==> flow/design.v <==
module SIGNAL_GENERATOR_ANALYZER_ONE_WIRE
(
	input CLK_100MHz,
	input rst,
	input  	MUAFR_MISO_P,
	input  	MUAFR_MISO_N,
	input 	enable_generate,
	output logic [11: 0] test_cnt_1,
	output logic [11: 0] test_cnt_0
);
localparam ITERATION = 1004; 
logic [3: 0] prev_MUAFR_MISO_P;
logic [3: 0] prev_MUAFR_MISO_N;
always @(posedge CLK_100MHz)
begin
	if (rst)
	begin
		prev_MUAFR_MISO_P <= 4'h0;
		prev_MUAFR_MISO_N <= 4'h0;
	end else
	begin
	prev_MUAFR_MISO_P[3] <= prev_MUAFR_MISO_P[2];
	prev_MUAFR_MISO_P[2] <= prev_MUAFR_MISO_P[1];
	prev_MUAFR_MISO_P[1] <= prev_MUAFR_MISO_P[0];
	prev_MUAFR_MISO_P[0] <= MUAFR_MISO_P;
	prev_MUAFR_MISO_N[3] <= prev_MUAFR_MISO_N[2];
	prev_MUAFR_MISO_N[2] <= prev_MUAFR_MISO_N[1];
	prev_MUAFR_MISO_N[1] <= prev_MUAFR_MISO_N[0];
	prev_MUAFR_MISO_N[0] <= MUAFR_MISO_N;
	end
end
logic [15: 0] cnt_analyzer;
logic [11: 0] cnt_skew_P;
logic [11: 0] cnt_skew_N;
always @(posedge CLK_100MHz)
begin
	if (rst)
	begin
		cnt_skew_P <= 0;
		cnt_skew_N <= 0;
		cnt_analyzer <= 0;
		test_cnt_1 <= 0;
		test_cnt_0 <= 0;
	end else
	if (enable_generate == 0)
		begin
			if ((~prev_MUAFR_MISO_P[2] & MUAFR_MISO_P) | (prev_MUAFR_MISO_P[2] & ~MUAFR_MISO_P))
				cnt_skew_P <= cnt_skew_P + 1;
			if ((~prev_MUAFR_MISO_N[2] & MUAFR_MISO_N) | (prev_MUAFR_MISO_N[2] & ~MUAFR_MISO_N))
				cnt_skew_N <= cnt_skew_N + 1;
			if (cnt_analyzer == (ITERATION - 2))
			begin
				cnt_skew_N <= 0;
				cnt_skew_P <= 0;
				test_cnt_1 <= cnt_skew_P;
				test_cnt_0 <= cnt_skew_N;
			end
			if (cnt_analyzer == ITERATION)
				cnt_analyzer <= 0;
			else
				cnt_analyzer <= cnt_analyzer + 1;
		end else
		begin
			cnt_skew_P <= 0;
			cnt_skew_N <= 0;
			cnt_analyzer <= 0;
		end
end
endmodule
module SIGNAL_GENERATOR_ANALYZER
(
	input CLK_100MHz,
	input rst,
	output logic [15:0] MUAFR_MOSI_P,
	output [15:0] MUAFR_MOSI_N,
	input  logic [15:0] MUAFR_MISO_P,
	input  logic [15:0] MUAFR_MISO_N,
	input enable_generate,
	output logic [15:0] status_wire,
	output [15:0] status_gen
);
logic kz;
logic kz_P;
logic kz_N;
logic [15: 0] status_gen_P;
logic [15: 0] status_gen_N;
assign status_gen [15: 0] = status_gen_P [15: 0] & status_gen_N [15: 0];
assign kz = kz_N & kz_P;
localparam cnt_ETALON_GEN_min = 20;
localparam cnt_ETALON_GEN_max = 250;
assign MUAFR_MOSI_N [15: 0]  = ~ MUAFR_MOSI_P [15: 0];
localparam ITERATION = 102;
logic [2: 0] prev_flag_signal_P;
logic [7: 0] cnt_kz_signal_P;
logic [7: 0] cnt_kz_signal_N;
logic [15: 0] fail;
logic [3: 0] j;
logic flag_signal_P;
logic [9: 0] cnt_true_channel [15: 0];
logic [9: 0] cnt_status_true;
wire [8:0] test_cnt_1 [15: 0];
wire [8:0] test_cnt_0 [15: 0];
genvar i;
generate
	for (i = 0; i < 16; i = i + 1)
	begin : generator
		wire [11:0] full_cnt_1;
		wire [11:0] full_cnt_0;
		SIGNAL_GENERATOR_ANALYZER_ONE_WIRE signal_generator_analyzer_one_wire
		(
			.CLK_100MHz(CLK_100MHz),
			.rst(rst),
			.enable_generate(enable_generate),
			.MUAFR_MISO_P(MUAFR_MISO_P[i]),
			.MUAFR_MISO_N(MUAFR_MISO_N[i]),
			.test_cnt_1(full_cnt_1),
			.test_cnt_0(full_cnt_0)
		);
		assign test_cnt_1[i] = full_cnt_1[8:0];
		assign test_cnt_0[i] = full_cnt_0[8:0];
	always @(posedge CLK_100MHz)
	if (rst)
		status_gen_P [i] <= 0;
	else if (enable_generate == 0)
		if ((test_cnt_1 [i] > cnt_ETALON_GEN_min - 1) & (test_cnt_1 [i] < cnt_ETALON_GEN_max + 1))
			status_gen_P [i] <= 1;
		else
			status_gen_P [i] <= 0;
	always @(posedge CLK_100MHz)
	if (rst)
		status_gen_N [i] <= 0;
	else if (enable_generate == 0)
		if ((test_cnt_0 [i] > cnt_ETALON_GEN_min - 1) & (test_cnt_0 [i] < cnt_ETALON_GEN_max + 1))
			status_gen_N [i] <= 1;
		else
			status_gen_N [i] <= 0;
	end
endgenerate
integer k;
always @(posedge CLK_100MHz)
begin
	if (rst)
	begin
		MUAFR_MOSI_P <= 16'h0;
		prev_flag_signal_P <= 3'b0;
		cnt_kz_signal_P <= 0;
		cnt_kz_signal_N <= 0;
		kz_P <= 0;
		kz_N <= 0;
		fail <= 16'hFFFF;
		j <= 0;
		flag_signal_P <= 1;
		for (k = 0; k < 16; k = k + 1)
			cnt_true_channel [k] <= 0;
		cnt_status_true <= 0;
		status_wire <= 16'h0;
	end else
	if (enable_generate == 1)
	begin
		if (flag_signal_P == 1)		 
		begin
			if (prev_flag_signal_P [0] != flag_signal_P)
			begin
				MUAFR_MOSI_P [15: 0] <= 16'h0;
			end else
			begin
				MUAFR_MOSI_P [j] <= ((cnt_status_true  < (ITERATION - 6)) & (cnt_status_true >= 0)) ? 1 : 0;
			end
		end	else
		begin
			if (prev_flag_signal_P [0] != flag_signal_P)
			begin
				MUAFR_MOSI_P [15: 0] <= 16'hFFFF;
			end else
			begin
				MUAFR_MOSI_P [j] <= ((cnt_status_true  < (ITERATION - 6)) & (cnt_status_true >= 0)) ? 0 : 1;
			end
		end
		prev_flag_signal_P [2] <= prev_flag_signal_P [1];
		prev_flag_signal_P [1] <= prev_flag_signal_P [0];
		prev_flag_signal_P [0] <= flag_signal_P;
		if (cnt_status_true  == (ITERATION - 3))  
		begin
			j <= j + 1;
			cnt_status_true <= 0;
			if (j == 15)
				flag_signal_P <= flag_signal_P + 1;
			if (fail[j] == 0)
				status_wire [j] <= 1;
			else
				status_wire [j] <= 0;
		end else
			cnt_status_true <= cnt_status_true + 1;
		if ((cnt_status_true  == (ITERATION - 4)) & (flag_signal_P == 0))  
			if ((cnt_true_channel [j] > (ITERATION >> 1)) & (cnt_true_channel [j] < (ITERATION << 1)) & (kz == 1))
				fail[j] <= 0;
			else
				fail[j] <= 1;
		if ((cnt_status_true  > (ITERATION - 7)) & (flag_signal_P == 0))  
			if (cnt_kz_signal_P > (ITERATION - 15))
				kz_P <= 1;
			else
				kz_P <= 0;
		if ((cnt_status_true  > (ITERATION - 7)) & (flag_signal_P == 0))	 
			if (cnt_kz_signal_N > (ITERATION - 15))
				kz_N <= 1;
			else
				kz_N <= 0;
		if (cnt_status_true  == (ITERATION - 4))  
			cnt_true_channel [j] <= 0;
		else
			if ((MUAFR_MISO_P [j] == flag_signal_P) & (MUAFR_MISO_N [j] != flag_signal_P))
				cnt_true_channel [j] <= cnt_true_channel [j] + 1;
		if (cnt_status_true  == (ITERATION - 4))  
			cnt_kz_signal_P <= 0;
		else
			if (((MUAFR_MISO_P [0] == MUAFR_MISO_P [j]) + (MUAFR_MISO_P [1] == MUAFR_MISO_P [j]) + (MUAFR_MISO_P [2] == MUAFR_MISO_P [j]) + (MUAFR_MISO_P [3] == MUAFR_MISO_P [j]) + (MUAFR_MISO_P [4] == MUAFR_MISO_P [j]) + (MUAFR_MISO_P [5] == MUAFR_MISO_P [j]) + (MUAFR_MISO_P [6] == MUAFR_MISO_P [j]) + (MUAFR_MISO_P [7] == MUAFR_MISO_P [j]) + (MUAFR_MISO_P [8] == MUAFR_MISO_P [j]) + (MUAFR_MISO_P [9] == MUAFR_MISO_P [j]) + (MUAFR_MISO_P [10] == MUAFR_MISO_P [j]) + (MUAFR_MISO_P [11] == MUAFR_MISO_P [j]) + (MUAFR_MISO_P [12] == MUAFR_MISO_P [j]) + (MUAFR_MISO_P [13] == MUAFR_MISO_P [j])) == 1)
				cnt_kz_signal_P <= cnt_kz_signal_P + 1;
		if (cnt_status_true  == (ITERATION - 3)) 
			cnt_kz_signal_N <= 0;
		else
			if (((MUAFR_MISO_N [0] == MUAFR_MISO_N [j]) + (MUAFR_MISO_N [1] == MUAFR_MISO_N [j]) + (MUAFR_MISO_N [2] == MUAFR_MISO_N [j]) + (MUAFR_MISO_N [3] == MUAFR_MISO_N [j]) + (MUAFR_MISO_N [4] == MUAFR_MISO_N [j]) + (MUAFR_MISO_N [5] == MUAFR_MISO_N [j]) + (MUAFR_MISO_N [6] == MUAFR_MISO_N [j]) + (MUAFR_MISO_N [7] == MUAFR_MISO_N [j]) + (MUAFR_MISO_N [8] == MUAFR_MISO_N [j]) + (MUAFR_MISO_N [9] == MUAFR_MISO_N [j]) + (MUAFR_MISO_N [10] == MUAFR_MISO_N [j]) + (MUAFR_MISO_N [11] == MUAFR_MISO_N [j]) + (MUAFR_MISO_N [12] == MUAFR_MISO_N [j]) + (MUAFR_MISO_N [13] == MUAFR_MISO_N [j])) > 13)
				cnt_kz_signal_N <= cnt_kz_signal_N + 1;
		end else
		begin
			j <= 0;
			cnt_true_channel [j] <= 0;
			cnt_status_true <= 0;
			flag_signal_P <= 0;
			MUAFR_MOSI_P <= 16'h0;
		end
end
endmodule
Step by step through the tools: SIGNAL_GENERATOR_ANALYZER
The steps from the RTL of SIGNAL_GENERATOR_ANALYZER to its reports follow in flow order.
Line numbers count from 1 in the design file above.
Operators carry their Yosys type and port widths (W data, S select, Z words).
Cell names lack the library's common part.
{"block": "inputs", "design": "SIGNAL_GENERATOR_ANALYZER", "clock_port": "CLK_100MHz", "lib": "sky130hd", "corner": "tt_025C_1v80"}

After elaboration
Counts by Yosys on the flattened word-level netlist (proc, flatten, opt, wreduce). Print and check cells are left out. Cells with the same type and inputs are merged into one.
Memory sizes are those after Yosys's memory passes, which may raise the word count (mostly to a power of two), join words into wider ones and drop unused or constant bits.
{"block": "op_classes", "add_sub_neg": 81, "cmp": 72, "n_eq": 69, "shifts": 7, "n_mux": 66, "bitwise": 215, "reduce_logical": 58}
{"block": "ops", "operator": "$eq A16 B10 Y1 const B", "n": 32}
{"block": "ops", "operator": "$add A12 B1 Y12 const B", "n": 32}
{"block": "ops", "operator": "$gt A9 B5 Y1 const B", "n": 32}
{"block": "ops", "operator": "$lt A9 B8 Y1 const B", "n": 32}
{"block": "ops", "operator": "$add A16 B1 Y16 const B", "n": 16}
{"block": "ops", "operator": "$and A1 B1 Y1", "n": 103}
{"block": "ops", "operator": "$reduce_or A3 Y1", "n": 33}
{"block": "ops", "operator": "$or A16 B16 Y16", "n": 6}
{"block": "ops", "operator": "$mux W16", "n": 5}
{"block": "ops", "operator": "$not A1 Y1", "n": 66}
{"block": "ops", "operator": "$and A16 B16 Y16", "n": 4}
{"block": "ops", "operator": "$mux W10", "n": 6}
{"block": "ops", "operator": "$mux W1", "n": 49}
{"block": "ops", "operator": "$shiftx A16 B4 Y1", "n": 3}
{"block": "ops", "operator": "$reduce_and A2 Y1", "n": 22}
{"block": "ops", "operator": "$or A1 B1 Y1", "n": 34}
{"block": "ops", "operator": "$shift A1 B5 Y16", "n": 2}
{"block": "ops", "operator": "$shift A1 B5 Y16 const A", "n": 2}
{"block": "ops", "operator": "$not A16 Y16", "n": 2}
{"block": "ops", "operator": "$mux W8", "n": 4}
{"block": "ops", "operator": "$eq A1 B1 Y1", "n": 29}
{"block": "ops", "operator": "$add A13 B1 Y14", "n": 2}
{"block": "ops", "operator": "$add A12 B1 Y13", "n": 2}
{"block": "ops", "operator": "$add A11 B1 Y12", "n": 2}
{"block": "ops", "operator": "$add A10 B1 Y11", "n": 2}
{"block": "ops", "operator": "$add A10 B1 Y10 const B", "n": 2}
{"block": "ops", "operator": "$eq A10 B7 Y1 const B", "n": 2}
{"block": "ops", "operator": "$add A9 B1 Y10", "n": 2}
Other operator kinds: 26; their cells: 40.
{"block": "word_totals", "reg_bits": 1138, "ram_bits": 160, "n_memories": 1, "in_bits": 35, "wordCells": 788}
{"block": "memory_table", "memory": "cnt_true_channel", "size": 16, "width": 10, "line": 99, "rtl": "logic [9: 0] cnt_true_channel [15: 0];"}

Longest topological paths
Yosys ltp: most cells in a row. Word level: on the elaborated netlist, between registers, memories and ports. Mapped: between sequential cells and ports; inverters and the memories' decode and read muxes count.
{"block": "depth", "depth_word": 18, "abc_area": 0, "depth_mapped": 21, "ltp_nobuf": 18}

Netlist
Source: synth_stat.txt of the flow (Yosys; design flattened, memories mapped). It holds for the ABC_AREA given above (unset counts as 0); a run with the other value may have another netlist.
{"block": "mapped", "cells": 5344, "area_um2": 50930.1, "ff_cells": 1206, "buf_cells": 193}
{"block": "by_type", "cell_type": "dfxtp_1", "n": 1046, "area_total_um2": 2.09E+04}
{"block": "by_type", "cell_type": "edfxtp_1", "n": 160, "area_total_um2": 4.8E+03}
{"block": "by_type", "cell_type": "nor2_1", "n": 1059, "area_total_um2": 3.98E+03}
{"block": "by_type", "cell_type": "xor2_1", "n": 351, "area_total_um2": 3.07E+03}
{"block": "by_type", "cell_type": "mux2i_1", "n": 281, "area_total_um2": 2.81E+03}
{"block": "by_type", "cell_type": "nand2_1", "n": 485, "area_total_um2": 1.82E+03}
{"block": "by_type", "cell_type": "xnor2_1", "n": 183, "area_total_um2": 1.6E+03}
{"block": "by_type", "cell_type": "mux4_2", "n": 59, "area_total_um2": 1.33E+03}
{"block": "by_type", "cell_type": "ha_1", "n": 103, "area_total_um2": 1.29E+03}
{"block": "by_type", "cell_type": "a21oi_1", "n": 216, "area_total_um2": 1.08E+03}
{"block": "by_type", "cell_type": "nor3_1", "n": 180, "area_total_um2": 900.864}
{"block": "by_type", "cell_type": "nand3_1", "n": 177, "area_total_um2": 885.85}
{"block": "by_type", "cell_type": "and3_1", "n": 124, "area_total_um2": 775.744}
{"block": "by_type", "cell_type": "nor2b_1", "n": 110, "area_total_um2": 688.16}
{"block": "by_type", "cell_type": "nand4_1", "n": 107, "area_total_um2": 669.392}
{"block": "by_type", "cell_type": "clkbuf_1", "n": 153, "area_total_um2": 574.301}
{"block": "by_type", "cell_type": "inv_1", "n": 97, "area_total_um2": 364.099}
{"block": "by_type", "cell_type": "o21ai_0", "n": 70, "area_total_um2": 350.336}
Not listed: further types 56, cells in them 383.
By module: a second synthesis without flattening, with its own total; a netlist apart from the flattened one above.
{"block": "hier_totals", "cells_unflattened": 6828, "hier_area_um2": 62354.8}
Each row is one instance without its submodules.
{"block": "modules", "module": "SIGNAL_GENERATOR_ANALYZER_ONE_WIRE", "n_inst": 16, "n_cells": 333, "area_um2": 2942.8, "seq_area_um2": 1401.3}
{"block": "modules", "module": "SIGNAL_GENERATOR_ANALYZER", "n_inst": 1, "n_cells": 1500, "area_um2": 15269.6, "seq_area_um2": 7166.9}

Timing after synthesis
Path of least setup slack by OpenSTA after synthesis, without wires, with an ideal clock, recovery checks aside; 20% of the period is set as input and as output delay. Where synthesis merged equal registers, the netlist keeps one of their names.
{"block": "synth_path", "path_type": "input to register", "start": "input port MUAFR_MISO_N[15]", "end": "register cnt_kz_signal_N[0]", "period_ns": 10.0, "t_first_pin_ns": 2.000, "arrival_ns": 7.069, "t_required_ns": 9.941, "setup_slack_ns": 2.871, "path_delay_ns": 5.128, "stages": 16, "synth_period_reached_ns": 7.129}
"path_delay_ns" is the arrival time less input delay plus setup time.
"stages": output pins that drive a net of the path, with the launching flip-flop's if there is one; two outputs of one cell count as two.
"synth_period_reached_ns" = period - worst setup slack (recovery checks aside). The figure is calculated, with input and output delays left at 20% of the set period.
Between the ends stands the longest chain of elaborated cells between them, by number of cells; it is not shown to be the way that was timed. Of several equally long chains one is given.
Each line given opens the expression or statement behind the cell; cells for indexed reads and writes are added by Yosys, which also makes memories of some case tables.
A register here has more assigning lines than the two given.
{"block": "synth_between", "cell_sequence": "mux4_2 -> a22oi_1 -> nand2_1 -> clkbuf_1 -> xnor2_1 -> ha_1 -> inv_1 -> fa_1 -> fa_1 -> fa_1 -> nand2b_1 -> fa_1 -> nand2b_1 -> or4_1 -> a21oi_1 -> mux2_2", "elab_chain_cells": 18}
{"block": "synth_rtl", "item": "start, declared", "line": 77, "rtl": "input logic [15:0] MUAFR_MISO_N,"}
{"block": "synth_rtl", "item": "$shiftx A16 B4 Y1", "line": 222, "rtl": "if (((MUAFR_MISO_N [0] == MUAFR_MISO_N [j]) + (MUAFR_MISO_N [1] == MUAFR_MISO_N [j]) + (MUAFR_MISO_N [2] == MU ..."}
{"block": "synth_rtl", "item": "$eq A1 B1 Y1", "line": 222}
{"block": "synth_rtl", "item": "$add A1 B1 Y2", "line": 222}
{"block": "synth_rtl", "item": "$add A2 B1 Y3", "line": 222}
{"block": "synth_rtl", "item": "$add A3 B1 Y4", "line": 222}
{"block": "synth_rtl", "item": "$add A4 B1 Y5", "line": 222}
{"block": "synth_rtl", "item": "$add A5 B1 Y6", "line": 222}
{"block": "synth_rtl", "item": "(+4 left out)"}
{"block": "synth_rtl", "item": "$add A10 B1 Y11", "line": 222}
{"block": "synth_rtl", "item": "$add A11 B1 Y12", "line": 222}
{"block": "synth_rtl", "item": "$add A12 B1 Y13", "line": 222}
{"block": "synth_rtl", "item": "$add A13 B1 Y14", "line": 222}
{"block": "synth_rtl", "item": "$gt A14 B4 Y1", "line": 222}
{"block": "synth_rtl", "item": "$mux W8", "line": 222}
{"block": "synth_rtl", "item": "$mux W8", "line": 219, "rtl": "if (cnt_status_true == (ITERATION - 3))"}
{"block": "synth_rtl", "item": "end, assigned", "line": 220, "rtl": "cnt_kz_signal_N <= 0;"}
{"block": "synth_rtl", "item": "end, assigned", "line": 223, "rtl": "cnt_kz_signal_N <= cnt_kz_signal_N + 1;"}
{"block": "synth_rtl", "item": "end, declared", "line": 95, "rtl": "logic [7: 0] cnt_kz_signal_N;"}

Path in the finished layout
From the final timing report of job 1: the path of least setup slack in the routed layout; clock arrival at registers is part of the times.
{"block": "layout_path", "path_type": "input to register", "start": "input port MUAFR_MISO_P[6]", "end": "register cnt_kz_signal_P[7]", "period_ns": 6.91, "t_first_pin_ns": 1.38, "arrival_ns": 6.90, "t_required_ns": 7.56, "setup_slack_ns": 0.66, "stages": 20}
Between the ends stands the longest chain of elaborated cells between them, by number of cells; it is not shown to be the way that was timed. Of several equally long chains one is given.
A register here has more assigning lines than the two given.
{"block": "layout_between", "cell_sequence": "clkdlybuf4s50_1 -> buf_12 -> mux4_2 -> mux4_2 -> xnor2_1 -> ha_1 -> inv_1 -> fa_1 -> fa_1 -> inv_1 -> fa_1 -> ha_1 -> inv_1 -> fa_1 -> a211oi_1 -> mux2i_1 -> a2bb2oi_1 -> nor4bb_2 -> xnor2_1 -> nor2_1", "elab_chain_cells": 18}
{"block": "layout_rtl", "item": "start, declared", "line": 76, "rtl": "input logic [15:0] MUAFR_MISO_P,"}
{"block": "layout_rtl", "item": "$shiftx A16 B4 Y1", "line": 217, "rtl": "if (((MUAFR_MISO_P [0] == MUAFR_MISO_P [j]) + (MUAFR_MISO_P [1] == MUAFR_MISO_P [j]) + (MUAFR_MISO_P [2] == MU ..."}
{"block": "layout_rtl", "item": "$eq A1 B1 Y1", "line": 217}
{"block": "layout_rtl", "item": "$add A1 B1 Y2", "line": 217}
{"block": "layout_rtl", "item": "$add A2 B1 Y3", "line": 217}
{"block": "layout_rtl", "item": "$add A3 B1 Y4", "line": 217}
{"block": "layout_rtl", "item": "$add A4 B1 Y5", "line": 217}
{"block": "layout_rtl", "item": "$add A5 B1 Y6", "line": 217}
{"block": "layout_rtl", "item": "(+4 left out)"}
{"block": "layout_rtl", "item": "$add A10 B1 Y11", "line": 217}
{"block": "layout_rtl", "item": "$add A11 B1 Y12", "line": 217}
{"block": "layout_rtl", "item": "$add A12 B1 Y13", "line": 217}
{"block": "layout_rtl", "item": "$add A13 B1 Y14", "line": 217}
{"block": "layout_rtl", "item": "$eq A14 B1 Y1", "line": 217}
{"block": "layout_rtl", "item": "$mux W8", "line": 217}
{"block": "layout_rtl", "item": "$mux W8", "line": 214, "rtl": "if (cnt_status_true == (ITERATION - 4))"}
{"block": "layout_rtl", "item": "end, assigned", "line": 215, "rtl": "cnt_kz_signal_P <= 0;"}
{"block": "layout_rtl", "item": "end, assigned", "line": 218, "rtl": "cnt_kz_signal_P <= cnt_kz_signal_P + 1;"}
{"block": "layout_rtl", "item": "end, declared", "line": 94, "rtl": "logic [7: 0] cnt_kz_signal_P;"}

Subject: SIGNAL_GENERATOR_ANALYZER on sky130hd, stored results

Hello all,

SIGNAL_GENERATOR_ANALYZER through Yosys and OpenROAD on sky130hd: 4 stored runs, unordered, with their settings and measured results. The constraints put input and output delay at 20% of the set period each and load the outputs with 0.01 pF.
"achieved_period_ns" = clock period - worst setup slack. The figure is calculated, with input and output delays left at 20% of the set period.

{"run": "job 1", "settings": { "CAP_MARGIN": 20, "CELL_PAD_IN_SITES_GLOBAL_PLACEMENT": 2, "CORE_ASPECT_RATIO": 0.83, "CORE_UTILIZATION": 26, "CTS_CLUSTER_DIAMETER": 388, "GPL_TIMING_DRIVEN": 1, "MIN_ROUTING_LAYER": "met2", "PLACE_DENSITY_LB_ADDON": 0.14, "SETUP_SLACK_MARGIN": 0.44, "period_ns": 6.91, "CORE_MARGIN": 2, "SLEW_MARGIN": 20 }, "results": { "synth_area_um2": 50930.1, "die_area_um2": 199456.0, "final_stdcell_area_um2": 60488.0, "timing.setup.ws_ns": 0.658, "tns_setup_ns": 0.000, "hold_worst_slack_ns": 0.421, "achieved_period_ns": 6.252 }}
{"run": "job 2", "settings": { "ABC_AREA": 0, "CELL_PAD_IN_SITES_DETAIL_PLACEMENT": 0, "CELL_PAD_IN_SITES_GLOBAL_PLACEMENT": 3, "CORE_MARGIN": 2, "CORE_UTILIZATION": 19, "CTS_CLUSTER_DIAMETER": 52, "CTS_CLUSTER_SIZE": 79, "GPL_TIMING_DRIVEN": 1, "HOLD_SLACK_MARGIN": 0.08, "PLACE_DENSITY_LB_ADDON": 0.21, "SETUP_SLACK_MARGIN": 1.15, "period_ns": 7.38, "CAP_MARGIN": 20, "SLEW_MARGIN": 20 }, "results": { "synth_area_um2": 50930.1, "die_area_um2": 272213.0, "final_stdcell_area_um2": 63591.0, "timing.setup.ws_ns": 1.337, "tns_setup_ns": 0.000, "hold_worst_slack_ns": 0.410, "achieved_period_ns": 6.043 }}
{"run": "job 3", "settings": { "ABC_AREA": 0, "CELL_PAD_IN_SITES_DETAIL_PLACEMENT": 0, "CORE_MARGIN": 2, "CORE_UTILIZATION": 19, "CTS_CLUSTER_SIZE": 71, "GPL_TIMING_DRIVEN": 1, "HOLD_SLACK_MARGIN": 0.08, "PLACE_DENSITY_LB_ADDON": 0.21, "SETUP_SLACK_MARGIN": 1.15, "period_ns": 5.78, "CAP_MARGIN": 20, "SLEW_MARGIN": 20 }, "results": { "synth_area_um2": 50930.1, "die_area_um2": 272213.0, "final_stdcell_area_um2": 62120.8, "timing.setup.ws_ns": 0.266, "tns_setup_ns": 0.000, "hold_worst_slack_ns": 0.430, "achieved_period_ns": 5.514 }}
{"run": "job 4", "settings": { "CORE_UTILIZATION": 40, "period_ns": 10.0, "CAP_MARGIN": 20, "CORE_MARGIN": 2, "SLEW_MARGIN": 20 }, "results": { "synth_area_um2": 50930.1, "die_area_um2": 130195.0, "final_stdcell_area_um2": 58234.6, "timing.setup.ws_ns": 1.847, "tns_setup_ns": 0.000, "hold_worst_slack_ns": 0.418, "achieved_period_ns": 8.153 }}

Thanks
